==> flow/design.v <==
module neuron_intra_Nbits #(
    parameter N = 16,
    parameter N_INPUTS = 16,
    parameter LOG_N_INPUTS = 4  
) (
    input  wire                         clk,
    input  wire                         rst,
    input  wire                         en,
    input  wire signed [N*N_INPUTS-1:0] W,     
    input  wire signed [N*N_INPUTS-1:0] X_N,   
    output reg signed [         N-1:0] Out
);
  wire signed [2*N*N_INPUTS-1:0] prod;
  wire signed [         N-1:0] act_out;
  genvar i;
  generate
    for (i = 0; i < N_INPUTS; i = i + 1) begin : mults
      wire signed [N-1:0] Wi;
      wire signed [N-1:0] Xi;
      assign Wi = W[i*N+:N];
      assign Xi = X_N[i*N+:N];
      assign prod[i*2*N+:2*N] = Wi * Xi;
    end
  endgenerate
  genvar j, k;
  generate
    for (j = 0; j < LOG_N_INPUTS; j = j + 1) begin : ADDER_TREE
      wire signed [2*N*(N_INPUTS >> (j+1))-1:0] sum_stage;
      if(j == 0) begin
        for (k = 0; k < (N_INPUTS >> (j+1)); k = k + 1) begin : STAGE0
          assign sum_stage[2*k*N+:2*N] = prod[2*k*2*N+:2*N] + prod[(2*k+1)*2*N+:2*N];
        end
      end else begin
        for (k = 0; k < (N_INPUTS >> (j+1)); k = k + 1) begin : STAGEJ
          assign sum_stage[2*k*N+:2*N] = ADDER_TREE[j-1].sum_stage[2*k*2*N+:2*N] + ADDER_TREE[j-1].sum_stage[(2*k+1)*2*N+:2*N];
        end
      end
    end
    wire signed [2*N-1:0] sum_all;
    assign sum_all = ADDER_TREE[LOG_N_INPUTS-1].sum_stage;
  endgenerate
  reg signed [2*N-1:0] acc;
  always @(posedge clk or posedge rst) begin
    if (rst) begin
		acc <= 0;
		Out <= 0;
	 end
    else if (en) begin
		acc <= sum_all;
		Out <= act_out;
	 end
  end
  localparam signed [N-1:0] MAX_VAL = {1'b0, {(N-1){1'b1}}};  
  assign act_out = (acc < 0) ? 0 : (acc > MAX_VAL) ? MAX_VAL : acc;
endmodule
Ticket comment

==> From RTL to reports: neuron_intra_Nbits <==
Tool output for the design above before and after an edit, in the order of the flow.
"orig" refers to lines of the RTL above, "edited" to lines of the edited file.
"change" is "edited" less "orig", of the values as shown; "rel_change_pct" is that difference over "orig", in percent.
Operators carry their Yosys type and port widths (W data, S select, Z words).
{ "setup": {"top_module": "neuron_intra_Nbits", "clk_port": "clk", "cell_library": "sky130hd", "lib_corner": "tt_025C_1v80"} }

==> Diff <==
Unified diff, file above to edited file.
A script made this edit. It was not meant as an optimisation and need not keep what the design does.
begin of diff
@@ -9,5 +9,5 @@
     input  wire signed [N*N_INPUTS-1:0] W,     
     input  wire signed [N*N_INPUTS-1:0] X_N,   
-    output reg signed [         N-1:0] Out
+    output reg signed [         N/2-1:0] Out
 );
   wire signed [2*N*N_INPUTS-1:0] prod;
end of diff

==> After elaboration <==
Counts by Yosys on the flattened word-level netlist (proc, flatten, opt, wreduce; memories kept). Register bits leave out memories and registers merged into their read ports (data or address); mux counts leave out enables and synchronous resets folded into registers. Print and check cells are left out. Cells with the same type and inputs are merged into one.
{ "classes": {"columns": ["item", "orig", "edited", "change", "rel_change_pct"], "rows": [
  ["addsub", 15, 15, 0, 0.00],
  ["n_cmp", 2, 2, 0, 0.00],
  ["n_mul", 16, 16, 0, 0.00],
  ["mux", 2, 2, 0, 0.00]
]} }
{ "op_table": {"columns": ["op", "orig", "edited", "change", "rel_change_pct"], "rows": [
  ["$mux W16", 2, 0, -2, -100.00],
  ["$mux W8", 0, 2, 2, null],
  ["$mul A16 B16 Y32", 16, 16, 0, 0.00],
  ["$add A32 B32 Y32", 15, 15, 0, 0.00],
  ["$gt A32 B16 Y1 const B", 1, 1, 0, 0.00],
  ["$lt A32 B1 Y1 const B", 1, 1, 0, 0.00]
]} }
{ "bits": {"columns": ["item", "orig", "edited", "change", "rel_change_pct"], "rows": [
  ["output_inout_bits", 16, 8, -8, -50.00],
  ["inputBits", 515, 515, 0, 0.00],
  ["word_cells", 37, 37, 0, 0.00],
  ["regBits", 48, 40, -8, -16.67]
]} }

==> Depth <==
Depth = most cells in a row (Yosys ltp): at word level without a register or memory, in the mapped netlist without a sequential cell, where the memories' decode and read muxes count.
{ "depth": {"columns": ["item", "orig", "edited", "change", "rel_change_pct"], "rows": [
  ["ltp_word", 5, 5, 0, 0.00],
  ["abc_area", "0", "0", null, null],
  ["mapped_depth", 40, 37, -3, -7.50]
]} }

==> After synthesis <==
Source: synth_stat.txt of the flow (Yosys; design flattened, memories mapped). It holds for the ABC_AREA given above (unset counts as 0); a run with the other value may have another netlist.
{ "types": {"columns": ["cell_type", "orig", "edited", "change", "rel_change_pct"], "rows": [
  ["sky130_fd_sc_hd__dfrtp_1", 48, 33, -15, -31.25],
  ["sky130_fd_sc_hd__mux2_2", 25, 13, -12, -48.00],
  ["sky130_fd_sc_hd__xor2_1", 34, 25, -9, -26.47],
  ["sky130_fd_sc_hd__inv_1", 5257, 5264, 7, 0.13],
  ["sky130_fd_sc_hd__nand2_1", 2113, 2108, -5, -0.24],
  ["sky130_fd_sc_hd__xnor2_1", 207, 202, -5, -2.42],
  ["sky130_fd_sc_hd__o21ai_0", 19, 14, -5, -26.32],
  ["sky130_fd_sc_hd__o31ai_1", 18, 13, -5, -27.78],
  ["sky130_fd_sc_hd__nand2b_1", 162, 158, -4, -2.47],
  ["sky130_fd_sc_hd__a21oi_2", 4, 0, -4, -100.00],
  ["sky130_fd_sc_hd__a21boi_0", 0, 4, 4, null],
  ["sky130_fd_sc_hd__a21oi_1", 23, 20, -3, -13.04],
  ["sky130_fd_sc_hd__buf_1", 13, 10, -3, -23.08],
  ["sky130_fd_sc_hd__o21ai_1", 5, 2, -3, -60.00],
  ["sky130_fd_sc_hd__a211o_1", 3, 0, -3, -100.00],
  ["sky130_fd_sc_hd__and3_1", 1, 4, 3, 300.00],
  ["sky130_fd_sc_hd__nor3_1", 0, 3, 3, null],
  ["sky130_fd_sc_hd__a21o_1", 14, 12, -2, -14.29]
]} }
Not every row of either side is listed.
{ "synth_totals": {"columns": ["item", "orig", "edited", "change", "rel_change_pct"], "rows": [
  ["cell_count", 16236, 16192, -44, -0.27],
  ["flip_flops", 48, 33, -15, -31.25],
  ["mapped_area_um2", 157941.5, 157337.1, -604.4, -0.38]
]} }

==> Timing after synthesis <==
OpenSTA on the mapped netlist: ideal clock, no wires. The path of least setup slack (recovery checks aside). Input and output delay are each 20% of the period. Register names are those of the netlist, which keeps one name where synthesis merged equal registers.
{ "synth_path": {"columns": ["item", "orig", "edited", "change", "rel_change_pct"], "rows": [
  ["path_kind", "input to register", "input to register", null, null],
  ["start", "input W[63]", "input W[79]", null, null],
  ["end", "register acc[31]", "register acc[31]", null, null],
  ["launch_ns", 2.700, 2.700, 0.000, 0.00],
  ["path_stages", 35, 31, -4, -11.43],
  ["delay_ns", 9.988, 9.995, 0.007, 0.07],
  ["clock_period_ns", 13.5, 13.5, 0.0, 0.00],
  ["path_slack_ns", 0.812, 0.805, -0.007, null],
  ["required_time_ns", 13.375, 13.375, 0.000, 0.00],
  ["arrival_ns", 12.563, 12.570, 0.007, 0.06],
  ["synth_period_reached_ns", 12.688, 12.695, 0.007, 0.06]
]} }
"delay_ns" = arrival - input delay + setup time.
"path_stages" counts driving pins, that of a launching flip-flop among them; a cell with two outputs on the path counts twice.
"synth_period_reached_ns" = period - worst setup slack (recovery checks aside). The figure is calculated, with input and output delays left at 20% of the set period.
The rows between start and end are the longest chain of elaborated cells between them; the timing report does not say that the signal goes this way. Where chains are equally long, one stands for them.
A line is the first line of the expression or statement that the cell stems from. Yosys adds cells for indexed reads and writes and turns some case tables into memories.
{ "synth_via_orig": {"cell_sequence": "sky130_fd_sc_hd__clkbuf_1 > sky130_fd_sc_hd__nand2_1 > sky130_fd_sc_hd__inv_1 > sky130_fd_sc_hd__fa_1 > sky130_fd_sc_hd__fa_1 > sky130_fd_sc_hd__inv_1 > sky130_fd_sc_hd__fa_1 > sky130_fd_sc_hd__fa_1 > sky130_fd_sc_hd__fa_1 > sky130_fd_sc_hd__fa_1 > sky130_fd_sc_hd__inv_1 > sky130_fd_sc_hd__fa_1 > sky130_fd_sc_hd__inv_1 > sky130_fd_sc_hd__fa_1 > sky130_fd_sc_hd__inv_1 > sky130_fd_sc_hd__fa_1 > sky130_fd_sc_hd__fa_1 > sky130_fd_sc_hd__fa_1 > sky130_fd_sc_hd__fa_1 > sky130_fd_sc_hd__inv_1 > sky130_fd_sc_hd__fa_1 > sky130_fd_sc_hd__inv_1 > sky130_fd_sc_hd__ha_1 > sky130_fd_sc_hd__a21o_1 > sky130_fd_sc_hd__a21o_1 > sky130_fd_sc_hd__a21oi_1 > sky130_fd_sc_hd__o21ai_0 > sky130_fd_sc_hd__a211o_1 > sky130_fd_sc_hd__a21oi_2 > sky130_fd_sc_hd__o21ai_1 > sky130_fd_sc_hd__a21oi_1 > sky130_fd_sc_hd__o21ai_1 > sky130_fd_sc_hd__a21oi_2 > sky130_fd_sc_hd__xnor2_1 > sky130_fd_sc_hd__mux2_2", "elab_chain_cells": 5, "cells_between": 5, "lines_between": 3} }
{ "synth_rtl_orig": {"columns": ["item", "line_no", "rtl"], "rows": [
  ["from (decl)", 9, "input  wire signed [N*N_INPUTS-1:0] W,"],
  ["$mul A16 B16 Y32", 22, "assign prod[i*2*N+:2*N] = Wi * Xi;"],
  ["$add A32 B32 Y32", 31, "assign sum_stage[2*k*N+:2*N] = prod[2*k*2*N+:2*N] + prod[(2*k+1)*2*N+:2*N];"],
  ["$add A32 B32 Y32 (3 in a row)", 35, "assign sum_stage[2*k*N+:2*N] = ADDER_TREE[j-1].sum_stage[2*k*2*N+:2*N] + ADDER_TREE[j-1].sum_stage[(2*k+1)*2*N ..."],
  ["to (assign)", 45, "acc <= 0;"],
  ["to (assign)", 49, "acc <= sum_all;"],
  ["to (decl)", 42, "reg signed [2*N-1:0] acc;"]
]} }
{ "synth_via_edited": {"cell_sequence": "sky130_fd_sc_hd__clkbuf_1 > sky130_fd_sc_hd__and2_1 > sky130_fd_sc_hd__fa_1 > sky130_fd_sc_hd__fa_1 > sky130_fd_sc_hd__fa_1 > sky130_fd_sc_hd__inv_1 > sky130_fd_sc_hd__fa_1 > sky130_fd_sc_hd__inv_1 > sky130_fd_sc_hd__fa_1 > sky130_fd_sc_hd__fa_1 > sky130_fd_sc_hd__inv_1 > sky130_fd_sc_hd__fa_1 > sky130_fd_sc_hd__fa_1 > sky130_fd_sc_hd__fa_1 > sky130_fd_sc_hd__fa_1 > sky130_fd_sc_hd__inv_1 > sky130_fd_sc_hd__fa_1 > sky130_fd_sc_hd__fa_1 > sky130_fd_sc_hd__inv_1 > sky130_fd_sc_hd__fa_1 > sky130_fd_sc_hd__inv_1 > sky130_fd_sc_hd__ha_1 > sky130_fd_sc_hd__a21o_1 > sky130_fd_sc_hd__a21oi_1 > sky130_fd_sc_hd__o21a_1 > sky130_fd_sc_hd__o21ai_0 > sky130_fd_sc_hd__a41o_1 > sky130_fd_sc_hd__o41a_1 > sky130_fd_sc_hd__a211oi_2 > sky130_fd_sc_hd__xnor3_1 > sky130_fd_sc_hd__mux2_4", "elab_chain_cells": 5, "cells_between": 5, "lines_between": 3} }
{ "synth_rtl_edited": {"columns": ["item", "line_no", "rtl"], "rows": [
  ["from (decl)", 9, "input  wire signed [N*N_INPUTS-1:0] W,"],
  ["$mul A16 B16 Y32", 22, "assign prod[i*2*N+:2*N] = Wi * Xi;"],
  ["$add A32 B32 Y32", 31, "assign sum_stage[2*k*N+:2*N] = prod[2*k*2*N+:2*N] + prod[(2*k+1)*2*N+:2*N];"],
  ["$add A32 B32 Y32 (3 in a row)", 35, "assign sum_stage[2*k*N+:2*N] = ADDER_TREE[j-1].sum_stage[2*k*2*N+:2*N] + ADDER_TREE[j-1].sum_stage[(2*k+1)*2*N ..."],
  ["to (assign)", 45, "acc <= 0;"],
  ["to (assign)", 49, "acc <= sum_all;"],
  ["to (decl)", 42, "reg signed [2*N-1:0] acc;"]
]} }

==> Worst path after layout <==
Path of least setup slack in the final report of the runs of pair A (OpenROAD, finished layout, wires in). Where an end is a register, its clock arrival counts in the times.
{ "layout_path": {"columns": ["item", "orig", "edited", "change", "rel_change_pct"], "rows": [
  ["path_kind", "input to register", "input to register", null, null],
  ["start", "input W[111]", "input W[153]", null, null],
  ["end", "register acc[31]", "register acc[31]", null, null],
  ["required_time_ns", 13.50, 13.47, -0.03, -0.22],
  ["clock_period_ns", 13.3, 13.3, 0.0, 0.00],
  ["path_stages", 36, 34, -2, -5.56],
  ["path_slack_ns", 0.18, 0.22, 0.04, null],
  ["launch_ns", 2.66, 2.66, 0.00, 0.00],
  ["arrival_ns", 13.32, 13.25, -0.07, -0.53]
]} }
The rows between start and end are the longest chain of elaborated cells between them; the timing report does not say that the signal goes this way. Where chains are equally long, one stands for them.
{ "layout_via_orig": {"cell_sequence": "sky130_fd_sc_hd__clkdlybuf4s50_1 > sky130_fd_sc_hd__buf_4 > sky130_fd_sc_hd__nand2_1 > sky130_fd_sc_hd__fa_1 > sky130_fd_sc_hd__fa_1 > sky130_fd_sc_hd__inv_1 > sky130_fd_sc_hd__fa_1 > sky130_fd_sc_hd__fa_1 > sky130_fd_sc_hd__inv_1 > sky130_fd_sc_hd__fa_2 > sky130_fd_sc_hd__fa_1 > sky130_fd_sc_hd__inv_1 > sky130_fd_sc_hd__fa_2 > sky130_fd_sc_hd__inv_1 > sky130_fd_sc_hd__fa_1 > sky130_fd_sc_hd__inv_1 > sky130_fd_sc_hd__fa_1 > sky130_fd_sc_hd__fa_2 > sky130_fd_sc_hd__fa_1 > sky130_fd_sc_hd__fa_1 > sky130_fd_sc_hd__inv_1 > sky130_fd_sc_hd__fa_1 > sky130_fd_sc_hd__inv_1 > sky130_fd_sc_hd__ha_1 > sky130_fd_sc_hd__a21o_1 > sky130_fd_sc_hd__a21o_1 > sky130_fd_sc_hd__a21oi_1 > sky130_fd_sc_hd__o21ai_0 > sky130_fd_sc_hd__a211o_1 > sky130_fd_sc_hd__a21oi_2 > sky130_fd_sc_hd__o21ai_1 > sky130_fd_sc_hd__a21oi_2 > sky130_fd_sc_hd__o21ai_1 > sky130_fd_sc_hd__a21oi_2 > sky130_fd_sc_hd__xnor2_1 > sky130_fd_sc_hd__mux2_2", "elab_chain_cells": 5, "cells_between": 5, "lines_between": 3} }
{ "layout_rtl_orig": {"columns": ["item", "line_no", "rtl"], "rows": [
  ["from (decl)", 9, "input  wire signed [N*N_INPUTS-1:0] W,"],
  ["$mul A16 B16 Y32", 22, "assign prod[i*2*N+:2*N] = Wi * Xi;"],
  ["$add A32 B32 Y32", 31, "assign sum_stage[2*k*N+:2*N] = prod[2*k*2*N+:2*N] + prod[(2*k+1)*2*N+:2*N];"],
  ["$add A32 B32 Y32 (3 in a row)", 35, "assign sum_stage[2*k*N+:2*N] = ADDER_TREE[j-1].sum_stage[2*k*2*N+:2*N] + ADDER_TREE[j-1].sum_stage[(2*k+1)*2*N ..."],
  ["to (assign)", 45, "acc <= 0;"],
  ["to (assign)", 49, "acc <= sum_all;"],
  ["to (decl)", 42, "reg signed [2*N-1:0] acc;"]
]} }
{ "layout_via_edited": {"cell_sequence": "sky130_fd_sc_hd__clkdlybuf4s50_1 > sky130_fd_sc_hd__buf_12 > sky130_fd_sc_hd__and2_1 > sky130_fd_sc_hd__fa_1 > sky130_fd_sc_hd__inv_1 > sky130_fd_sc_hd__fa_1 > sky130_fd_sc_hd__fa_1 > sky130_fd_sc_hd__fa_1 > sky130_fd_sc_hd__inv_1 > sky130_fd_sc_hd__fa_1 > sky130_fd_sc_hd__inv_1 > sky130_fd_sc_hd__fa_1 > sky130_fd_sc_hd__inv_1 > sky130_fd_sc_hd__buf_12 > sky130_fd_sc_hd__fa_1 > sky130_fd_sc_hd__fa_1 > sky130_fd_sc_hd__buf_4 > sky130_fd_sc_hd__fa_1 > sky130_fd_sc_hd__fa_1 > sky130_fd_sc_hd__fa_1 > sky130_fd_sc_hd__fa_1 > sky130_fd_sc_hd__inv_1 > sky130_fd_sc_hd__fa_1 > sky130_fd_sc_hd__inv_1 > sky130_fd_sc_hd__ha_1 > sky130_fd_sc_hd__and3_1 > sky130_fd_sc_hd__o211a_1 > sky130_fd_sc_hd__o21ai_1 > sky130_fd_sc_hd__a31oi_1 > sky130_fd_sc_hd__a41o_1 > sky130_fd_sc_hd__o41a_1 > sky130_fd_sc_hd__a211oi_2 > sky130_fd_sc_hd__xnor3_1 > sky130_fd_sc_hd__mux2_4", "elab_chain_cells": 5, "cells_between": 5, "lines_between": 3} }
{ "layout_rtl_edited": {"columns": ["item", "line_no", "rtl"], "rows": [
  ["from (decl)", 9, "input  wire signed [N*N_INPUTS-1:0] W,"],
  ["$mul A16 B16 Y32", 22, "assign prod[i*2*N+:2*N] = Wi * Xi;"],
  ["$add A32 B32 Y32", 31, "assign sum_stage[2*k*N+:2*N] = prod[2*k*2*N+:2*N] + prod[(2*k+1)*2*N+:2*N];"],
  ["$add A32 B32 Y32 (3 in a row)", 35, "assign sum_stage[2*k*N+:2*N] = ADDER_TREE[j-1].sum_stage[2*k*2*N+:2*N] + ADDER_TREE[j-1].sum_stage[(2*k+1)*2*N ..."],
  ["to (assign)", 45, "acc <= 0;"],
  ["to (assign)", 49, "acc <= sum_all;"],
  ["to (decl)", 42, "reg signed [2*N-1:0] acc;"]
]} }

==> Measured runs <==
Both versions went through the flow (Yosys, OpenROAD) with the same settings in each pair. Constraints: input delay and output delay 20% of the set period each, output load 0.01 pF.
{ "settings_pair_A": {"CORE_UTILIZATION": 40, "period_ns": 13.3, "CAP_MARGIN": 20, "CORE_MARGIN": 2, "SLEW_MARGIN": 20} }
{ "results_pair_A": {"columns": ["item", "orig", "edited", "change", "rel_change_pct"], "rows": [
  ["fin_tns_ns", 0.000, 0.000, 0.000, null],
  ["hold_worst_slack_ns", 0.500, 0.481, -0.019, null],
  ["die_footprint_um2", 399898.0, 398376.0, -1522.0, -0.38],
  ["setup_ws_ns", 0.179, 0.218, 0.039, null],
  ["ys_area_um2", 157941.5, 157337.1, -604.4, -0.38],
  ["utilization_pct", 45.5, 45.2, -0.3, null]
]} }
{ "settings_pair_B": {"CELL_PAD_IN_SITES_DETAIL_PLACEMENT": 0, "CELL_PAD_IN_SITES_GLOBAL_PLACEMENT": 1, "CORE_UTILIZATION": 24, "GPL_ROUTABILITY_DRIVEN": 1, "MAX_ROUTING_LAYER": "met5", "PLACE_DENSITY_LB_ADDON": 0.01, "SETUP_SLACK_MARGIN": 1.87, "period_ns": 22.5, "CAP_MARGIN": 20, "CORE_MARGIN": 2, "SLEW_MARGIN": 20} }
{ "results_pair_B": {"columns": ["item", "orig", "edited", "change", "rel_change_pct"], "rows": [
  ["fin_tns_ns", 0.000, 0.000, 0.000, null],
  ["hold_worst_slack_ns", 0.504, 0.491, -0.013, null],
  ["die_footprint_um2", 664592.0, 662067.0, -2525.0, -0.38],
  ["setup_ws_ns", 6.028, 6.110, 0.082, null],
  ["ys_area_um2", 157941.5, 157337.1, -604.4, -0.38],
  ["utilization_pct", 26.5, 26.4, -0.1, null]
]} }
